==> flow/design.v <==
module ALU #(parameter w = 8) (
    clk, rst, CE, IN_valid, MODE, CMD, OPA, OPB, Cin,
    ERR, RES, OF, COUT, G, L, E);
    input clk;
    input rst;
    input CE;
    input [1:0] IN_valid;
    input MODE;
    input [3:0] CMD;
    input [w-1:0] OPA;
    input [w-1:0] OPB;
    input Cin;
    output reg ERR;
    output reg OF;
    output reg COUT;
    output reg G;
    output reg L;
    output reg E;
    output reg [2*w:0] RES;
reg [1:0] IN_valid_t;
reg [3:0] CMD_t;
reg MODE_t, Cin_t;
reg [w-1:0] OPA_t, OPB_t;
reg ERR_t, OF_t, COUT_t, G_t, L_t, E_t;
reg [2*w:0] RES_t, RES_m;
reg signed [w-1:0] sOPA, sOPB;
reg signed [2*w:0] sRES;
reg [$clog2(w)-1:0] shift_amount;
always @(posedge clk or posedge rst) begin  
    if(rst) begin
        OPA_t <= 0;
        OPB_t <= 0;
        Cin_t <= 0;
        IN_valid_t <= 0;
        MODE_t <= 0;
        CMD_t <= 0; end
     else if(CE) begin
        OPA_t <= OPA;
        OPB_t <= OPB;
        Cin_t <= Cin;
        IN_valid_t <= IN_valid;
        MODE_t <= MODE;
        CMD_t <= CMD; end   
end
always @(*) begin
    ERR_t = 0;    
    sOPA = 0;
    sOPB = 0;
    sRES = 0;
    shift_amount = 0;
    OF_t = 0;
    COUT_t = 0;
    G_t = 0;
    L_t = 0;
    E_t = 0;
    RES_t = 0;
    if(MODE_t) begin
        case(CMD_t)
            4'b0000: begin 
                        if(IN_valid_t == 2'b11) begin
                            RES_t = OPA_t + OPB_t;
                            COUT_t = RES_t[w]; end
                        else ERR_t = 1; end
            4'b0001: begin 
                        if(IN_valid_t == 2'b11) begin
                            RES_t = OPA_t - OPB_t;
                            OF_t = (OPA_t < OPB_t) ? 1 : 0; end
                        else ERR_t = 1; end
            4'b0010: begin 
                        if(IN_valid_t == 2'b11) begin
                            RES_t = OPA_t + OPB_t + Cin_t;
                            COUT_t = RES_t[w]; end
                        else ERR_t = 1; end
            4'b0011: begin 
                        if(IN_valid_t == 2'b11) begin
                            RES_t = OPA_t - OPB_t - Cin_t;
                            OF_t = (OPA_t < (OPB_t + Cin_t)); end
                        else ERR_t = 1; end
            4'b0100: begin 
                        if(IN_valid_t[0] == 1'b1) begin
                            RES_t = OPA_t + 1'b1;
                            COUT_t = RES_t[w]; end
                        else ERR_t = 1; end
            4'b0101: begin 
                        if(IN_valid_t[0] == 1'b1) begin
                            RES_t = OPA_t - 1'b1;
                            OF_t = RES_t[w]; end
                        else ERR_t = 1; end
            4'b0110: begin 
                        if(IN_valid_t[1] == 1'b1) begin
                            RES_t = OPB_t + 1'b1;
                            COUT_t = RES_t[w]; end
                        else ERR_t = 1; end
            4'b0111: begin 
                        if(IN_valid_t[1] == 1'b1) begin
                            RES_t = OPB_t - 1'b1;
                            OF_t = RES_t[w]; end
                        else ERR_t = 1; end
            4'b1000: begin 
                        if(IN_valid_t == 2'b11) begin
                            E_t = (OPA_t == OPB_t) ? 1 : 0;
                            L_t = (OPA_t < OPB_t) ? 1 : 0;
                            G_t = (OPA_t > OPB_t) ? 1 : 0; end
                        else ERR_t = 1; end
            4'b1001: begin 
                        if(IN_valid_t == 2'b11) begin
                            RES_t = (OPA_t + 1) * (OPB_t + 1); end
                        else ERR_t = 1; end
            4'b1010: begin 
                        if(IN_valid_t == 2'b11) begin
                            RES_t = (OPA_t << 1) * OPB_t; end
                        else ERR_t = 1; end
            4'b1011: begin
                        if(IN_valid_t == 2'b11) begin
                            sOPA = $signed(OPA_t);
                            sOPB = $signed(OPB_t);
                            sRES = sOPA + sOPB;
                            RES_t = sRES;
                            OF_t = ((sOPA[w-1] == sOPB[w-1]) && (sRES[w-1] != sOPA[w-1]));
                            E_t = (sOPA == sOPB) ? 1 : 0;
                            L_t = (sOPA < sOPB) ? 1 : 0;
                            G_t = (sOPA > sOPB) ? 1 : 0; end
                        else ERR_t = 1; end
            4'b1100: begin
                        if(IN_valid_t == 2'b11) begin
                            sOPA = $signed(OPA_t);
                            sOPB = $signed(OPB_t);
                            sRES = sOPA - sOPB;
                            RES_t = sRES;
                            OF_t = ((sOPA[w-1] != sOPB[w-1]) && (sRES[w-1] != sOPA[w-1]));
                            E_t = (sOPA == sOPB) ? 1 : 0;
                            L_t = (sOPA < sOPB) ? 1 : 0;
                            G_t = (sOPA > sOPB) ? 1 : 0; end
                        else ERR_t = 1; end
            default: begin
                        RES_t = 0;
                        COUT_t = 1'b0;
                        OF_t = 1'b0;
                        G_t = 1'b0;
                        E_t = 1'b0;
                        L_t = 1'b0;
                        ERR_t = 1'b1; end
             endcase
             end
    else begin 
        case(CMD_t)
          4'b0000: begin
                      if(IN_valid_t == 2'b11) begin
                          RES_t = OPA_t & OPB_t; end
                      else ERR_t = 1; end
          4'b0001: begin
                      if(IN_valid_t == 2'b11) begin
                          RES_t = ~(OPA_t & OPB_t);
                          RES_t[2*w-1 : 8] = 0; end
                      else ERR_t = 1; end
          4'b0010: begin
                      if(IN_valid_t == 2'b11) begin
                          RES_t = OPA_t | OPB_t; end
                      else ERR_t = 1; end
          4'b0011: begin
                      if(IN_valid_t == 2'b11) begin
                          RES_t = ~(OPA_t | OPB_t);
                          RES_t[2*w-1 : 8] = 0; end
                      else ERR_t = 1; end
          4'b0100: begin
                      if(IN_valid_t == 2'b11) begin
                          RES_t = OPA_t ^ OPB_t; end
                      else ERR_t = 1; end
          4'b0101: begin
                      if(IN_valid_t == 2'b11) begin
                          RES_t = ~(OPA_t ^ OPB_t);
                          RES_t[2*w-1 : 8] = 0; end
                      else ERR_t = 1; end
          4'b0110: begin
                      if(IN_valid_t[0] == 1'b1) begin
                          RES_t = ~OPA_t;
                          RES_t[2*w-1 : 8] = 0; end
                      else ERR_t = 1; end
          4'b0111: begin
                      if(IN_valid_t[1] == 1'b1) begin
                          RES_t = ~OPB_t;
                          RES_t[2*w-1 : 8] = 0; end
                      else ERR_t = 1; end
          4'b1000: begin
                      if(IN_valid_t[0] == 1'b1) begin
                          RES_t = OPA_t >> 1; end
                      else ERR_t = 1; end
          4'b1001: begin
                      if(IN_valid_t[0] == 1'b1) begin
                          RES_t = OPA_t << 1; end
                      else ERR_t = 1; end
          4'b1010: begin
                      if(IN_valid_t[1] == 1'b1) begin
                          RES_t = OPB_t >> 1; end
                      else ERR_t = 1; end
          4'b1011: begin
                      if(IN_valid_t[1] == 1'b1) begin
                          RES_t = OPB_t << 1; end
                      else ERR_t = 1; end
          4'b1100: begin 
                      if(IN_valid_t == 2'b11) begin
                          if( |(OPB_t[(w-1) : ($clog2(w)+1)]))
                               ERR_t = 1;
                          else begin
                               shift_amount = OPB_t[$clog2(w)-1:0];
                               RES_t = {1'b0, ((OPA_t << shift_amount) | OPA_t >> (w - shift_amount))}; end end
                      else  ERR_t = 1; end
          4'b1101: begin 
                      if(IN_valid_t == 2'b11) begin
                          if( |(OPB_t[(w-1) : ($clog2(w)+1)]))
                               ERR_t = 1;
                          else begin
                               shift_amount = OPB_t[$clog2(w)-1:0];
                               RES_t = {1'b0, ((OPA_t >> shift_amount) | OPA_t << (w - shift_amount))}; end end
                      else  ERR_t = 1; end
          default: begin
                        RES_t = 0;
                        ERR_t = 1'b1; end
             endcase
             end
end
always @(posedge clk or posedge rst) begin
    if (rst) begin
        RES  <= 0;
        COUT <= 0;
        OF   <= 0;
        G    <= 0;
        L    <= 0;
        E    <= 0;
        ERR  <= 0;
        RES_m <= 0;
    end 
    else if (CE) begin
        if ((CMD_t == 4'b1001 || CMD_t == 4'b1010) && MODE_t == 1) begin
            RES_m <= RES_t;
            RES <= RES_m;
        end
        else
            RES <= RES_t;
            COUT <= COUT_t;
            OF   <= OF_t;
            G    <= G_t;
            L    <= L_t;
            E    <= E_t;
            ERR  <= ERR_t;
  end
end
endmodule
# == Reports on ALU ==
# Module ALU before and after one edit of its RTL, step after step.
# Lines under "orig" count in the file above, lines under "edited" in the edited file.
# "delta" is "edited" less "orig", of the values as shown; "change_rel_pct" is that difference over "orig", in percent.
# Cell names lack the library's common part.
# Not given: n/a
# setup
top_module,ALU
clock,clk
library,sky130hd
corner,tt_025C_1v80

# == The edit ==
# The edit as a unified diff against the file above.
# The edited RTL no longer does the same as the RTL above: the edit was made by script, with no optimisation intended.
# begin of diff
@@ -84,5 +84,5 @@
             4'b0101: begin 
                         if(IN_valid_t[0] == 1'b1) begin
-                            RES_t = OPA_t - 1'b1;
+                            RES_t = OPA_t ^ 1'b1;
                             OF_t = RES_t[w]; end
                         else ERR_t = 1; end
# end of diff

# == After elaboration ==
# Source: Yosys, flattened and elaborated, memories not mapped. Widths are those after wreduce. Registers that Yosys merges into a memory's read port (data or address) are not register bits. Print and check cells do not count.
# word_totals
item,orig,edited,delta,change_rel_pct
ff_bits,64,64,0,0.00
latchBits,0,0,0,n/a
ramBits,0,0,0,n/a
mem_bits_ro,0,0,0,n/a
clocked_rd_ports_x_width,0,0,0,n/a
mem_count,0,0,0,n/a
wordCells,160,159,-1,-0.62
# classes
item,orig,edited,delta,change_rel_pct
addsub,14,13,-1,-7.14
multipliers,2,2,0,0.00
div,0,0,0,n/a
cmp,5,5,0,0.00
equal,20,20,0,0.00
shifts,4,4,0,0.00
mux,76,75,-1,-1.32
logic,10,11,1,10.00
reduce_logical,15,15,0,0.00
# op_table
op,orig,edited,delta,change_rel_pct
1-bit two-way mux,37,36,-1,-2.70
8-bit two-way mux,12,13,1,8.33
17-bit two-way mux,10,9,-1,-10.00
8-bit by 1-bit subtractor with 9-bit output (second input constant),2,1,-1,-50.00
1-bit parallel mux with 6-bit select,1,0,-1,-100.00
1-bit NOT,0,1,1,n/a
1-bit parallel mux with 5-bit select,0,1,1,n/a
# Operator kinds equal on both sides are left out: 44.

# == Logic depth ==
# Yosys ltp: most cells in a row. Word level: on the elaborated netlist, between registers, memories and ports. Mapped: between sequential cells and ports; inverters and the memories' decode and read muxes count.
# depth
item,orig,edited,delta,change_rel_pct
ltp_word,8,8,0,0.00
abc_area,0,0,n/a,n/a
depth_mapped,24,25,1,4.17

# == After synthesis ==
# Yosys stat after the flow's synthesis: flattened, memories mapped to cells. It holds for the ABC_AREA given above (unset counts as 0); a run with the other value may have another netlist.
# mapped
item,orig,edited,delta,change_rel_pct
mapped_cells,1517,1555,38,2.50
yosys_area_um2,11740.0,12216.7,476.7,4.06
sequential_area_um2,1601.5,1601.5,0.0,0.00
flip_flops,64,64,0,0.00
buffers,87,93,6,6.90
# by_type
cell,orig,edited,delta,change_rel_pct
nor2_1,169,151,-18,-10.65
xnor2_1,66,48,-18,-27.27
a22oi_1,30,13,-17,-56.67
buf_2,9,26,17,188.89
clkbuf_1,66,50,-16,-24.24
a21oi_1,64,76,12,18.75
nor3_1,37,25,-12,-32.43
a31oi_1,13,24,11,84.62
nand3_1,43,35,-8,-18.60
o221ai_1,16,8,-8,-50.00
a211oi_1,14,22,8,57.14
o21ai_1,2,9,7,350.00
buf_4,0,7,7,n/a
nand2_1,150,156,6,4.00
or2_2,14,20,6,42.86
and3_1,10,16,6,60.00
a21o_1,9,15,6,66.67
inv_2,8,2,-6,-75.00
# Cell types equal on both sides are left out: 10.
# Not every row of either side is listed.

# == Path before layout ==
# Source: OpenSTA report_checks on the synthesized netlist (no wires, ideal clock, input and output delay 20% of the period each), path of least setup slack; recovery checks are left aside. Register names are those of the netlist, which keeps one name where synthesis merged equal registers.
# synth_path
item,orig,edited,delta,change_rel_pct
path_kind,reg2reg,reg2reg,n/a,n/a
from,reg OPB_t[1],reg OPB_t[1],n/a,n/a
to,reg RES[16],reg RES[8],n/a,n/a
tclk_ps,6000,6000,0,0.00
setup_time_ps,95,136,41,n/a
arrival_ps,6283,6011,-272,-4.33
required_time_ps,5905,5864,-41,-0.69
slack_ps,-378,-148,230,n/a
path_delay_ps,6378,6147,-231,-3.62
driving_pins,24,25,1,4.17
n_path_buf,4,5,1,25.00
synth_period_reached_ps,6378,6148,-230,-3.61
# "path_delay_ps" = arrival - input delay + setup time.
# "driving_pins": output pins that drive a net of the path, with the launching flip-flop's if there is one; two outputs of one cell count as two.
# "synth_period_reached_ps" is the clock period less the worst setup slack; recovery checks do not enter. This is arithmetic on one report: input and output delays are still those of the set period (20% each).
# Between the ends stands the longest chain of elaborated cells between them, by number of cells; it is not shown to be the way that was timed. Of several equally long chains one is given.
# A line is the first line of the expression or statement that the cell stems from. Yosys adds cells for indexed reads and writes and turns some case tables into memories.
# A register here has more assigning lines than the two given.
# synth_via_orig
path_cell_list,dfrtp_1 -> clkbuf_1 -> clkinv_1 -> clkbuf_1 -> ha_1 -> clkbuf_1 -> buf_1 -> nand2_1 -> fa_1 -> inv_1 -> fa_1 -> fa_1 -> inv_1 -> fa_1 -> inv_1 -> ha_1 -> and3_1 -> a22o_1 -> o41ai_1 -> o21ai_0 -> and2_1 -> o21ai_0 -> a211oi_1 -> o31ai_1
elab_chain_len,6
cells_between,18
cone_classes,6 x add/sub; 2 x mul; 10 x mux
# synth_lines_orig
item,line,rtl
start: declaration,23,"reg [w-1:0] OPA_t, OPB_t;"
start: assignment,32,OPB_t <= 0;
start: assignment,39,OPB_t <= OPB;
8-bit by 1-bit adder with 9-bit output,107,RES_t = (OPA_t + 1) * (OPB_t + 1); end
9-bit by 9-bit multiplier with 17-bit output,107,
17-bit two-way mux,106,if(IN_valid_t == 2'b11) begin
17-bit parallel mux with 12-bit select,58,case(CMD_t)
17-bit two-way mux,57,if(MODE_t) begin
17-bit two-way mux,234,if ((CMD_t == 4'b1001 || CMD_t == 4'b1010) && MODE_t == 1) begin
end: assignment,236,RES <= RES_m;
end: assignment,239,RES <= RES_t;
end: declaration,19,output reg [2*w:0] RES;
# synth_via_edited
path_cell_list,dfrtp_1 -> buf_2 -> inv_1 -> buf_1 -> ha_1 -> clkbuf_1 -> clkbuf_1 -> clkbuf_1 -> nand2b_1 -> fa_1 -> inv_1 -> fa_1 -> ha_1 -> inv_1 -> fa_1 -> inv_1 -> fa_1 -> a21o_1 -> a211oi_1 -> nor2_1 -> a221o_1 -> a211oi_1 -> o221ai_1 -> a222oi_1 -> a21oi_1
elab_chain_len,6
cells_between,24
cone_classes,9 x add/sub; 2 x mul; 13 x mux
# synth_lines_edited
item,line,rtl
start: declaration,23,"reg [w-1:0] OPA_t, OPB_t;"
start: assignment,32,OPB_t <= 0;
start: assignment,39,OPB_t <= OPB;
8-bit by 1-bit adder with 9-bit output,107,RES_t = (OPA_t + 1) * (OPB_t + 1); end
9-bit by 9-bit multiplier with 17-bit output,107,
17-bit two-way mux,106,if(IN_valid_t == 2'b11) begin
17-bit parallel mux with 12-bit select,58,case(CMD_t)
17-bit two-way mux,57,if(MODE_t) begin
17-bit two-way mux,234,if ((CMD_t == 4'b1001 || CMD_t == 4'b1010) && MODE_t == 1) begin
end: assignment,236,RES <= RES_m;
end: assignment,239,RES <= RES_t;
end: declaration,19,output reg [2*w:0] RES;

# == Path in the finished layout ==
# From the final timing report of each run of pair 1: the path of least setup slack in the routed layout; clock arrival at registers is part of the times.
# The path's times are printed in steps of 10 ps; the period is the one set.
# layout_path
item,orig,edited,delta,change_rel_pct
path_kind,reg2reg,reg2reg,n/a,n/a
from,reg OPA_t[0],reg OPA_t[4],n/a,n/a
to,reg RES[6],reg RES[16],n/a,n/a
tclk_ps,5790,5790,0,0.00
setup_time_ps,140,80,-60,n/a
arrival_ps,5770,5870,100,1.73
required_time_ps,5990,6060,70,1.17
slack_ps,220,190,-30,n/a
driving_pins,22,18,-4,-18.18
n_path_buf,1,1,0,0.00
# Between the ends stands the longest chain of elaborated cells between them, by number of cells; it is not shown to be the way that was timed. Of several equally long chains one is given.
# A register here has more assigning lines than the two given.
# layout_via_orig
path_cell_list,dfrtp_1 -> ha_1 -> and3_1 -> xnor2_1 -> buf_4 -> or2_2 -> fa_1 -> inv_1 -> ha_1 -> ha_1 -> inv_1 -> fa_1 -> inv_1 -> ha_1 -> fa_1 -> xor2_1 -> a22oi_1 -> o22ai_1 -> nor3_2 -> o221ai_1 -> a211oi_1 -> o221ai_1
# layout_lines_orig
item,line,rtl
start: declaration,23,"reg [w-1:0] OPA_t, OPB_t;"
start: assignment,31,OPA_t <= 0;
start: assignment,38,OPA_t <= OPA;
end: assignment,236,RES <= RES_m;
end: assignment,239,RES <= RES_t;
end: declaration,19,output reg [2*w:0] RES;
# orig: No chain of elaborated cells between the ends is given.
# layout_via_edited
path_cell_list,dfrtp_1 -> buf_4 -> ha_1 -> inv_1 -> fa_1 -> fa_1 -> inv_1 -> fa_1 -> fa_1 -> ha_1 -> o21ai_0 -> nand2b_1 -> a31oi_1 -> o21ai_0 -> or4_1 -> o311ai_1 -> a21oi_1 -> o21ai_1
elab_chain_len,6
cells_between,16
cone_classes,5 x add/sub; 2 x mul; 9 x mux
# layout_lines_edited
item,line,rtl
start: declaration,23,"reg [w-1:0] OPA_t, OPB_t;"
start: assignment,31,OPA_t <= 0;
start: assignment,38,OPA_t <= OPA;
8-bit by 1-bit adder with 9-bit output,107,RES_t = (OPA_t + 1) * (OPB_t + 1); end
9-bit by 9-bit multiplier with 17-bit output,107,
17-bit two-way mux,106,if(IN_valid_t == 2'b11) begin
17-bit parallel mux with 12-bit select,58,case(CMD_t)
17-bit two-way mux,57,if(MODE_t) begin
17-bit two-way mux,234,if ((CMD_t == 4'b1001 || CMD_t == 4'b1010) && MODE_t == 1) begin
end: assignment,236,RES <= RES_m;
end: assignment,239,RES <= RES_t;
end: declaration,19,output reg [2*w:0] RES;

# == Layout results ==
# Both versions went through the flow (Yosys, OpenROAD) with the same settings in each pair. Constraints: input delay and output delay 20% of the set period each, output load 0.01 pF.
# settings_pair_1
period_ns,5.79
CAP_MARGIN,20
CORE_MARGIN,2
CORE_UTILIZATION,40
SLEW_MARGIN,20
# results_pair_1
item,orig,edited,delta,change_rel_pct
synth_area_um2,11740.0,12216.7,476.7,4.06
design_die_area_um2,30737.1,31955.1,1218.0,3.96
post_route_stdcell_area_um2,13553.0,14012.2,459.2,3.39
layout_utilization_pct,47.1,46.9,-0.2,n/a
fin_ws_ps,218,190,-28,n/a
total_negative_slack_ps,0,0,0,n/a
hold_worst_slack_ps,474,480,6,n/a
power_uw,4166,4017,-149,-3.58
achieved_period_ps,5572,5600,28,0.50
# settings_pair_2
CORE_UTILIZATION,21
period_ns,5.8
CAP_MARGIN,20
CORE_MARGIN,2
SLEW_MARGIN,20
# results_pair_2
item,orig,edited,delta,change_rel_pct
synth_area_um2,11740.0,12216.7,476.7,4.06
design_die_area_um2,57811.4,60120.6,2309.2,3.99
post_route_stdcell_area_um2,13940.9,14290.0,349.1,2.50
layout_utilization_pct,25.3,24.8,-0.5,n/a
fin_ws_ps,247,219,-28,n/a
total_negative_slack_ps,0,0,0,n/a
hold_worst_slack_ps,481,476,-5,n/a
power_uw,4050,3965,-85,-2.10
achieved_period_ps,5553,5581,28,0.50
# "achieved_period_ps" is the run's clock period less its worst setup slack. It is reckoned from that one timing run; input and output delays stay at 20% of the period that was set.
# "power_uw" rests on the timing tool's default activity at the inputs, not on a simulated workload.
